==> flow/design.v <==
module controller #(
    parameter [19:0] IDLE_CYCLES = 20'd351832    
)(
    input logic clk, 
    input logic rst, 
    output logic load_sreg, 
    output logic transmit_pixel, 
    output logic [5:0] pixel, 
    output logic [4:0] frame,
    output logic idle
);
    localparam TRANSMIT_FRAME       = 1'b0;
    localparam IDLE                 = 1'b1;
    localparam [2:0] READ_CH_VALS   = 3'b001;
    localparam [2:0] LOAD_SREG      = 3'b010;
    localparam [2:0] TRANSMIT_PIXEL = 3'b100;
    localparam [8:0] TRANSMIT_CYCLES    = 9'd360;        
    logic state;
    logic next_state;
    logic [2:0] transmit_phase;
    logic [2:0] next_transmit_phase;
    logic [5:0] pixel_counter;
    logic [4:0] frame_counter;
    logic [8:0] transmit_counter;
    logic [19:0] idle_counter;
    logic transmit_pixel_done;
    logic idle_done;
    assign transmit_pixel_done = (transmit_counter == TRANSMIT_CYCLES - 1);
    assign idle_done = (idle_counter == IDLE_CYCLES - 1);
    always_ff @(negedge clk) begin
        if (rst) begin
            state <= TRANSMIT_FRAME;
            transmit_phase <= READ_CH_VALS;
        end
        else begin
            state <= next_state;
            transmit_phase <= next_transmit_phase;
        end
    end
    always_comb begin
        next_state = 1'bx;
        unique case (state)
            TRANSMIT_FRAME:
                if ((pixel_counter == 6'd0) && (transmit_pixel_done))
                    next_state = IDLE;
                else
                    next_state = TRANSMIT_FRAME;
            IDLE:
                if (idle_done)
                    next_state = TRANSMIT_FRAME;
                else
                    next_state = IDLE;
        endcase
    end
    always_comb begin
        next_transmit_phase = READ_CH_VALS;
        if (state == TRANSMIT_FRAME) begin
            case (transmit_phase)
                READ_CH_VALS:
                    next_transmit_phase = LOAD_SREG;
                LOAD_SREG:
                    next_transmit_phase = TRANSMIT_PIXEL;
                TRANSMIT_PIXEL:
                    next_transmit_phase = transmit_pixel_done ? READ_CH_VALS : TRANSMIT_PIXEL;
            endcase
        end
    end
    always_ff @(negedge clk) begin
        if (rst) begin
            pixel_counter <= 6'd63;
        end
        else if ((state == TRANSMIT_FRAME) && transmit_pixel_done) begin
            pixel_counter <= pixel_counter - 1;
        end
    end
    always_ff @(negedge clk) begin
        if (rst) begin
            frame_counter <= 5'd0;
        end
        else if (idle_done) begin
            frame_counter <= frame_counter + 1;
        end
    end
    always_ff @(negedge clk) begin
        if (rst) begin
            transmit_counter <= 9'd0;
        end
        else if (transmit_phase == TRANSMIT_PIXEL) begin
            transmit_counter <= transmit_counter + 1;
        end
        else begin
            transmit_counter <= 9'd0;
        end
    end
    always_ff @(negedge clk) begin
        if (rst) begin
            idle_counter <= 20'd0;
        end
        else if (state == IDLE) begin
            idle_counter <= idle_counter + 1;
        end
        else begin
            idle_counter <= 20'd0;
        end
    end
    assign pixel = pixel_counter;
    assign frame = frame_counter;
    assign load_sreg = (transmit_phase == LOAD_SREG);
    assign transmit_pixel = (transmit_phase == TRANSMIT_PIXEL);
    assign idle = (state == IDLE);
endmodule
module ws2812b(
    input logic clk, 
    input logic rst, 
    input logic serial_in, 
    input logic transmit, 
    output logic ws2812b_out, 
    output logic shift
);
    localparam IDLE = 1'b0;
    localparam TRANSMITTING = 1'b1;
    localparam T0_CYCLE_COUNT = 4'd5;
    localparam T1_CYCLE_COUNT = 4'd10;
    localparam MAX_CYCLE_COUNT = 4'd15;
    logic state;
    logic [3:0] cycle_count;
    logic bit_being_sent;
    always_ff @(posedge clk) begin
        if (rst) begin
            state <= IDLE;
            cycle_count <= 4'd0;
            bit_being_sent <= 1'b0;
        end
        else unique case (state)
            IDLE:
                if (transmit == 1'b1) begin
                    state <= TRANSMITTING;
                    cycle_count <= 4'd0;
                    bit_being_sent <= serial_in;
                end
            TRANSMITTING:
                if (transmit == 1'b0) begin
                    state <= IDLE;
                end
                else if (cycle_count == MAX_CYCLE_COUNT - 1) begin
                    cycle_count <= 4'd0;
                    bit_being_sent <= serial_in;
                end
                else begin
                    cycle_count <= cycle_count + 1;
                end
        endcase
    end
    always_comb begin
        if (state == TRANSMITTING)
            if (bit_being_sent == 1'b0)
                ws2812b_out = (cycle_count < T0_CYCLE_COUNT);
            else
                ws2812b_out = (cycle_count < T1_CYCLE_COUNT);
        else
            ws2812b_out = 1'b0;
    end
    assign shift = (state == TRANSMITTING) && (cycle_count == 4'd0);
endmodule
module game_of_life (
    input logic clk,
    input logic update,
    input logic [63:0] current_bits,
    output logic [63:0] next_bits
);
    localparam num_rows = 8;
    localparam num_cols = 8;
    int idx;
    int neighbors;
    logic alive;
    int neighbor_row;
    int neighbor_col;
    int nidx;
    always_ff @(posedge clk) begin
        if (update) begin
            for (int row = 0; row < num_rows; row++) begin
                for (int col = 0; col < num_cols; col++) begin
                    idx = row * num_cols + col;
                    neighbors = 0;
                    for (int delta_row = -1; delta_row <= 1; delta_row++) begin
                        for (int delta_col = -1; delta_col <= 1; delta_col++) begin
                            if (!(delta_row == 0 && delta_col == 0)) begin
                                neighbor_row = (row + delta_row + num_rows) % num_rows;
                                neighbor_col = (col + delta_col + num_cols) % num_cols;
                                nidx = neighbor_row * num_cols + neighbor_col;
                                if (current_bits[nidx])
                                    neighbors = neighbors + 1;
                            end
                        end
                    end
                    alive = current_bits[idx];
                    if (alive) begin
                        if ((neighbors == 2) || (neighbors == 3))
                            next_bits[idx] <= 1'b1;
                        else
                            next_bits[idx] <= 1'b0;
                    end
                    else begin
                        if (neighbors == 3)
                            next_bits[idx] <= 1'b1;
                        else
                            next_bits[idx] <= 1'b0;
                    end
                end
            end
        end
    end
endmodule
module top(
    input logic clk,
    input logic rst,
    input logic [63:0] init_r,
    input logic [63:0] init_g,
    input logic [63:0] init_b,
    output logic _48b,
    output logic _45a
);
    logic [5:0] pixel;
    logic [4:0] frame;
    logic [10:0] address;
    logic [23:0] shift_reg;
    logic load_sreg;
    logic transmit_pixel;
    logic shift;
    logic ws2812b_out;
    logic ctrl_idle;
    localparam clock_rate = 12000000;
    assign address = { 5'd0, pixel };
    logic [7:0] frame_buffer_R [0:63];
    logic [7:0] frame_buffer_G [0:63];
    logic [7:0] frame_buffer_B [0:63];
    ws2812b u_ws (
        .clk                (clk),
        .rst                (rst),
        .serial_in          (shift_reg[23]),
        .transmit           (transmit_pixel),
        .ws2812b_out        (ws2812b_out),
        .shift              (shift)
    );
    controller #(
        .IDLE_CYCLES        (20'd1000)
    ) u_ctrl (
        .clk                (clk),
        .rst                (rst),
        .load_sreg          (load_sreg),
        .transmit_pixel     (transmit_pixel),
        .pixel              (pixel),
        .frame              (frame),
        .idle               (ctrl_idle)
    );
    localparam UPDATE_CYCLES = 30000;
    localparam logic [7:0] BRIGHTNESS = 8'h05;
    logic [63:0] frame_bits_R, frame_bits_G, frame_bits_B;
    logic [63:0] next_bits_R, next_bits_G, next_bits_B;
    logic auto_update_sig;
    always_comb begin
        for (int i = 0; i < 64; i++) begin
            frame_bits_R[i] = frame_buffer_R[i];
            frame_bits_G[i] = frame_buffer_G[i];
            frame_bits_B[i] = frame_buffer_B[i];
        end
    end
    game_of_life u_gol_R (
        .clk            (clk),
        .update         (auto_update_sig),
        .current_bits   (frame_bits_R),
        .next_bits      (next_bits_R)
    );
    game_of_life u_gol_G (
        .clk            (clk),
        .update         (auto_update_sig),
        .current_bits   (frame_bits_G),
        .next_bits      (next_bits_G)
    );
    game_of_life u_gol_B (
        .clk            (clk),
        .update         (auto_update_sig),
        .current_bits   (frame_bits_B),
        .next_bits      (next_bits_B)
    );
    logic [$clog2(clock_rate) - 1:0] copy_counter;
    logic update_pending;
    always_ff @(posedge clk) begin
        if (rst) begin
            copy_counter <= 0;
            auto_update_sig <= 1'b0;
            update_pending <= 1'b0;
            for (int i = 0; i < 64; i++) begin
                frame_buffer_R[i] <= init_r[i] ? BRIGHTNESS : 8'h00;
                frame_buffer_G[i] <= init_g[i] ? BRIGHTNESS : 8'h00;
                frame_buffer_B[i] <= init_b[i] ? BRIGHTNESS : 8'h00;
            end
        end
        else begin
            if (UPDATE_CYCLES != 0) begin
                if (copy_counter == UPDATE_CYCLES - 1) begin
                    copy_counter <= 0;
                    auto_update_sig <= 1'b1;
                    update_pending <= 1'b1;
                end else begin
                    copy_counter <= copy_counter + 1;
                    auto_update_sig <= 1'b0;
                end
            end else begin
                auto_update_sig <= 1'b0;
            end
            if (update_pending && ctrl_idle && !auto_update_sig) begin
                update_pending <= 1'b0;
                for (int i = 0; i < 64; i++) begin
                    frame_buffer_R[i] <= next_bits_R[i] ? BRIGHTNESS : 8'h00;
                    frame_buffer_G[i] <= next_bits_G[i] ? BRIGHTNESS : 8'h00;
                    frame_buffer_B[i] <= next_bits_B[i] ? BRIGHTNESS : 8'h00;
                end
            end
        end
    end
    always_ff @(posedge clk) begin
        if (rst) begin
            shift_reg <= 24'd0;
        end
        else if (load_sreg) begin
            shift_reg <= { frame_buffer_G[address], frame_buffer_R[address], frame_buffer_B[address] };
        end
        else if (shift) begin
            shift_reg <= { shift_reg[22:0], 1'b0 };
        end
    end
    assign _48b = ws2812b_out;
    assign _45a = ~ws2812b_out;
endmodule
Step by step through the tools: top --
The steps from the RTL of top to its reports follow in flow order. Lines are those of the file above, counted from 1. A cell with -- has no value.
Design: design top top, clock clk, library sky130hd, corner tt_025C_1v80

Word level --
Source: Yosys, flattened and elaborated. Widths are those after wreduce. Registers that Yosys merges into a memory's read port (data or address) are not register bits. Print and check cells do not count.
Bit counts: word-level cells 6754, output and inout port bits 2, bits of input ports 194, register bits after elaboration 1823
Operators by class: add/sub/neg operators 1349, equal/unequal tests 457, reductions and logical operators 209, bitwise gates (word level) 4, $lt $le $gt $ge 2, multiplexer cells 4526
Operators with widths (number):
- 32-bit two-way mux | 2892
- 32-bit by 2-bit adder with 32-bit output with constant B | 1344
- 32-bit by 3-bit == test with 1-bit output with constant B | 384
- 8-bit two-way mux | 396
- 8-bit parallel mux with 64-bit select | 3
- 3-bit two-way mux | 397
- 60-bit two-way mux | 12
- 56-bit two-way mux | 12
- 52-bit two-way mux | 12
- 48-bit two-way mux | 12
- 64-bit two-way mux | 9
- 63-bit two-way mux | 9
- 62-bit two-way mux | 9
- 61-bit two-way mux | 9
- 59-bit two-way mux | 9
- 44-bit two-way mux | 12
- 58-bit two-way mux | 9
- 57-bit two-way mux | 9
- 55-bit two-way mux | 9
- 54-bit two-way mux | 9
- 40-bit two-way mux | 12
- 53-bit two-way mux | 9
- 51-bit two-way mux | 9
- 50-bit two-way mux | 9
- 49-bit two-way mux | 9
- 36-bit two-way mux | 12
- 47-bit two-way mux | 9
- 46-bit two-way mux | 9
Not listed: further kinds 74, cells in them 912.

Logic depth --
Depth = most cells in a row (Yosys ltp): at word level without a register or memory, in the mapped netlist without a sequential cell, where the memories' decode and read muxes count.
Depth: word-level depth 187, ABC_AREA 0, depth in mapped cells 26

Synthesis result --
The flow's flattened synthesis, as Yosys stat reports it; memories are mapped. The netlist is that of the ABC_AREA named above (0 if unset); the other value can give another one.
Cells by type (number):
- sky130_fd_sc_hd__ha_1 | 1352
- sky130_fd_sc_hd__edfxtp_1 | 384
- sky130_fd_sc_hd__xnor2_1 | 1256
- sky130_fd_sc_hd__nand2_1 | 1613
- sky130_fd_sc_hd__xor2_1 | 598
- sky130_fd_sc_hd__mux2_2 | 368
- sky130_fd_sc_hd__xnor3_1 | 162
- sky130_fd_sc_hd__xor3_1 | 138
- sky130_fd_sc_hd__nor2_1 | 788
- sky130_fd_sc_hd__nand3_1 | 461
- sky130_fd_sc_hd__mux2i_1 | 213
- sky130_fd_sc_hd__and2_1 | 309
- sky130_fd_sc_hd__dfxtp_1 | 95
- sky130_fd_sc_hd__inv_1 | 497
- sky130_fd_sc_hd__o31ai_1 | 244
- sky130_fd_sc_hd__clkbuf_1 | 455
- sky130_fd_sc_hd__o21ai_0 | 284
- sky130_fd_sc_hd__nand4_1 | 220
Other cell types: 82; their cells: 3283.
Mapped netlist: sequential part of the area 13432.9 µm², flip-flop cells 479, standard cells after synthesis 12720, chip area (Yosys) 103927.2 µm²
The figures by module come from a second, unflattened synthesis with its own total; it is not the netlist above.
Second synthesis, totals: cell total of the unflattened synthesis 12985, area total of the unflattened synthesis 103056.3 µm²
Each row is one instance without its submodules.
Modules:
- game_of_life | sequential area 1921.8 µm², cells 3922, area 29458.3 µm², instances 3
- top | sequential area 6766.5 µm², cells 958, area 12354.3 µm², instances 1
- controller #(IDLE_CYCLES=1000) | sequential area 880.8 µm², cells 219, area 1985.7 µm², instances 1
- ws2812b | sequential area 120.1 µm², cells 42, area 341.6 µm², instances 1

Measured results for top: 4 stored runs of the Yosys and OpenROAD flow on sky130hd. The settings differ; the order carries no meaning. The constraints put input and output delay at 20% of the set period each and load the outputs with 0.01 pF.

* Stored run 1 | settings: CORE_UTILIZATION 58; CTS_CLUSTER_DIAMETER 321; CTS_CLUSTER_SIZE 44; GPL_TIMING_DRIVEN 0; MIN_ROUTING_LAYER met1; PLACE_DENSITY_LB_ADDON 0.28; SETUP_SLACK_MARGIN 1.87; TNS_END_PERCENT 20; period_ns 11.9; CAP_MARGIN 20; CORE_MARGIN 2; SLEW_MARGIN 20 | results: Yosys chip area after synthesis 103927.2 µm²; die outline area 182585.0 µm²; standard-cell area after routing 109975.0 µm²; utilization after layout 61.7%; lowest setup slack 1854 ps; worst hold slack in the final report 424 ps
* Stored run 2 | settings: CORE_ASPECT_RATIO 0.57; CORE_UTILIZATION 40; MAX_ROUTING_LAYER met4; TNS_END_PERCENT 95; period_ns 10.0; CAP_MARGIN 20; CORE_MARGIN 2; SLEW_MARGIN 20 | results: Yosys chip area after synthesis 103927.2 µm²; die outline area 264075.0 µm²; standard-cell area after routing 111862.0 µm²; utilization after layout 43.2%; lowest setup slack 1609 ps; worst hold slack in the final report 421 ps
* Stored run 3 | settings: ABC_AREA 1; CAP_MARGIN 5; CELL_PAD_IN_SITES_DETAIL_PLACEMENT 1; CELL_PAD_IN_SITES_GLOBAL_PLACEMENT 0; CORE_ASPECT_RATIO 0.74; CORE_MARGIN 7; CORE_UTILIZATION 29; CTS_CLUSTER_SIZE 56; PLACE_DENSITY 0.66; period_ns 4.97; SLEW_MARGIN 20 | results: Yosys chip area after synthesis 111548.2 µm²; die outline area 402407.0 µm²; standard-cell area after routing 122355.0 µm²; utilization after layout 32.0%; lowest setup slack 24 ps; worst hold slack in the final report 405 ps
* Stored run 4 | settings: CAP_MARGIN 35; CELL_PAD_IN_SITES_GLOBAL_PLACEMENT 2; CORE_MARGIN 4; CORE_UTILIZATION 68; GPL_ROUTABILITY_DRIVEN 0; HOLD_SLACK_MARGIN 0.12; PLACE_DENSITY_LB_ADDON 0.11; SETUP_SLACK_MARGIN -0.15; period_ns 6.89; SLEW_MARGIN 20 | did not finish, placement stopped with FLW-0024
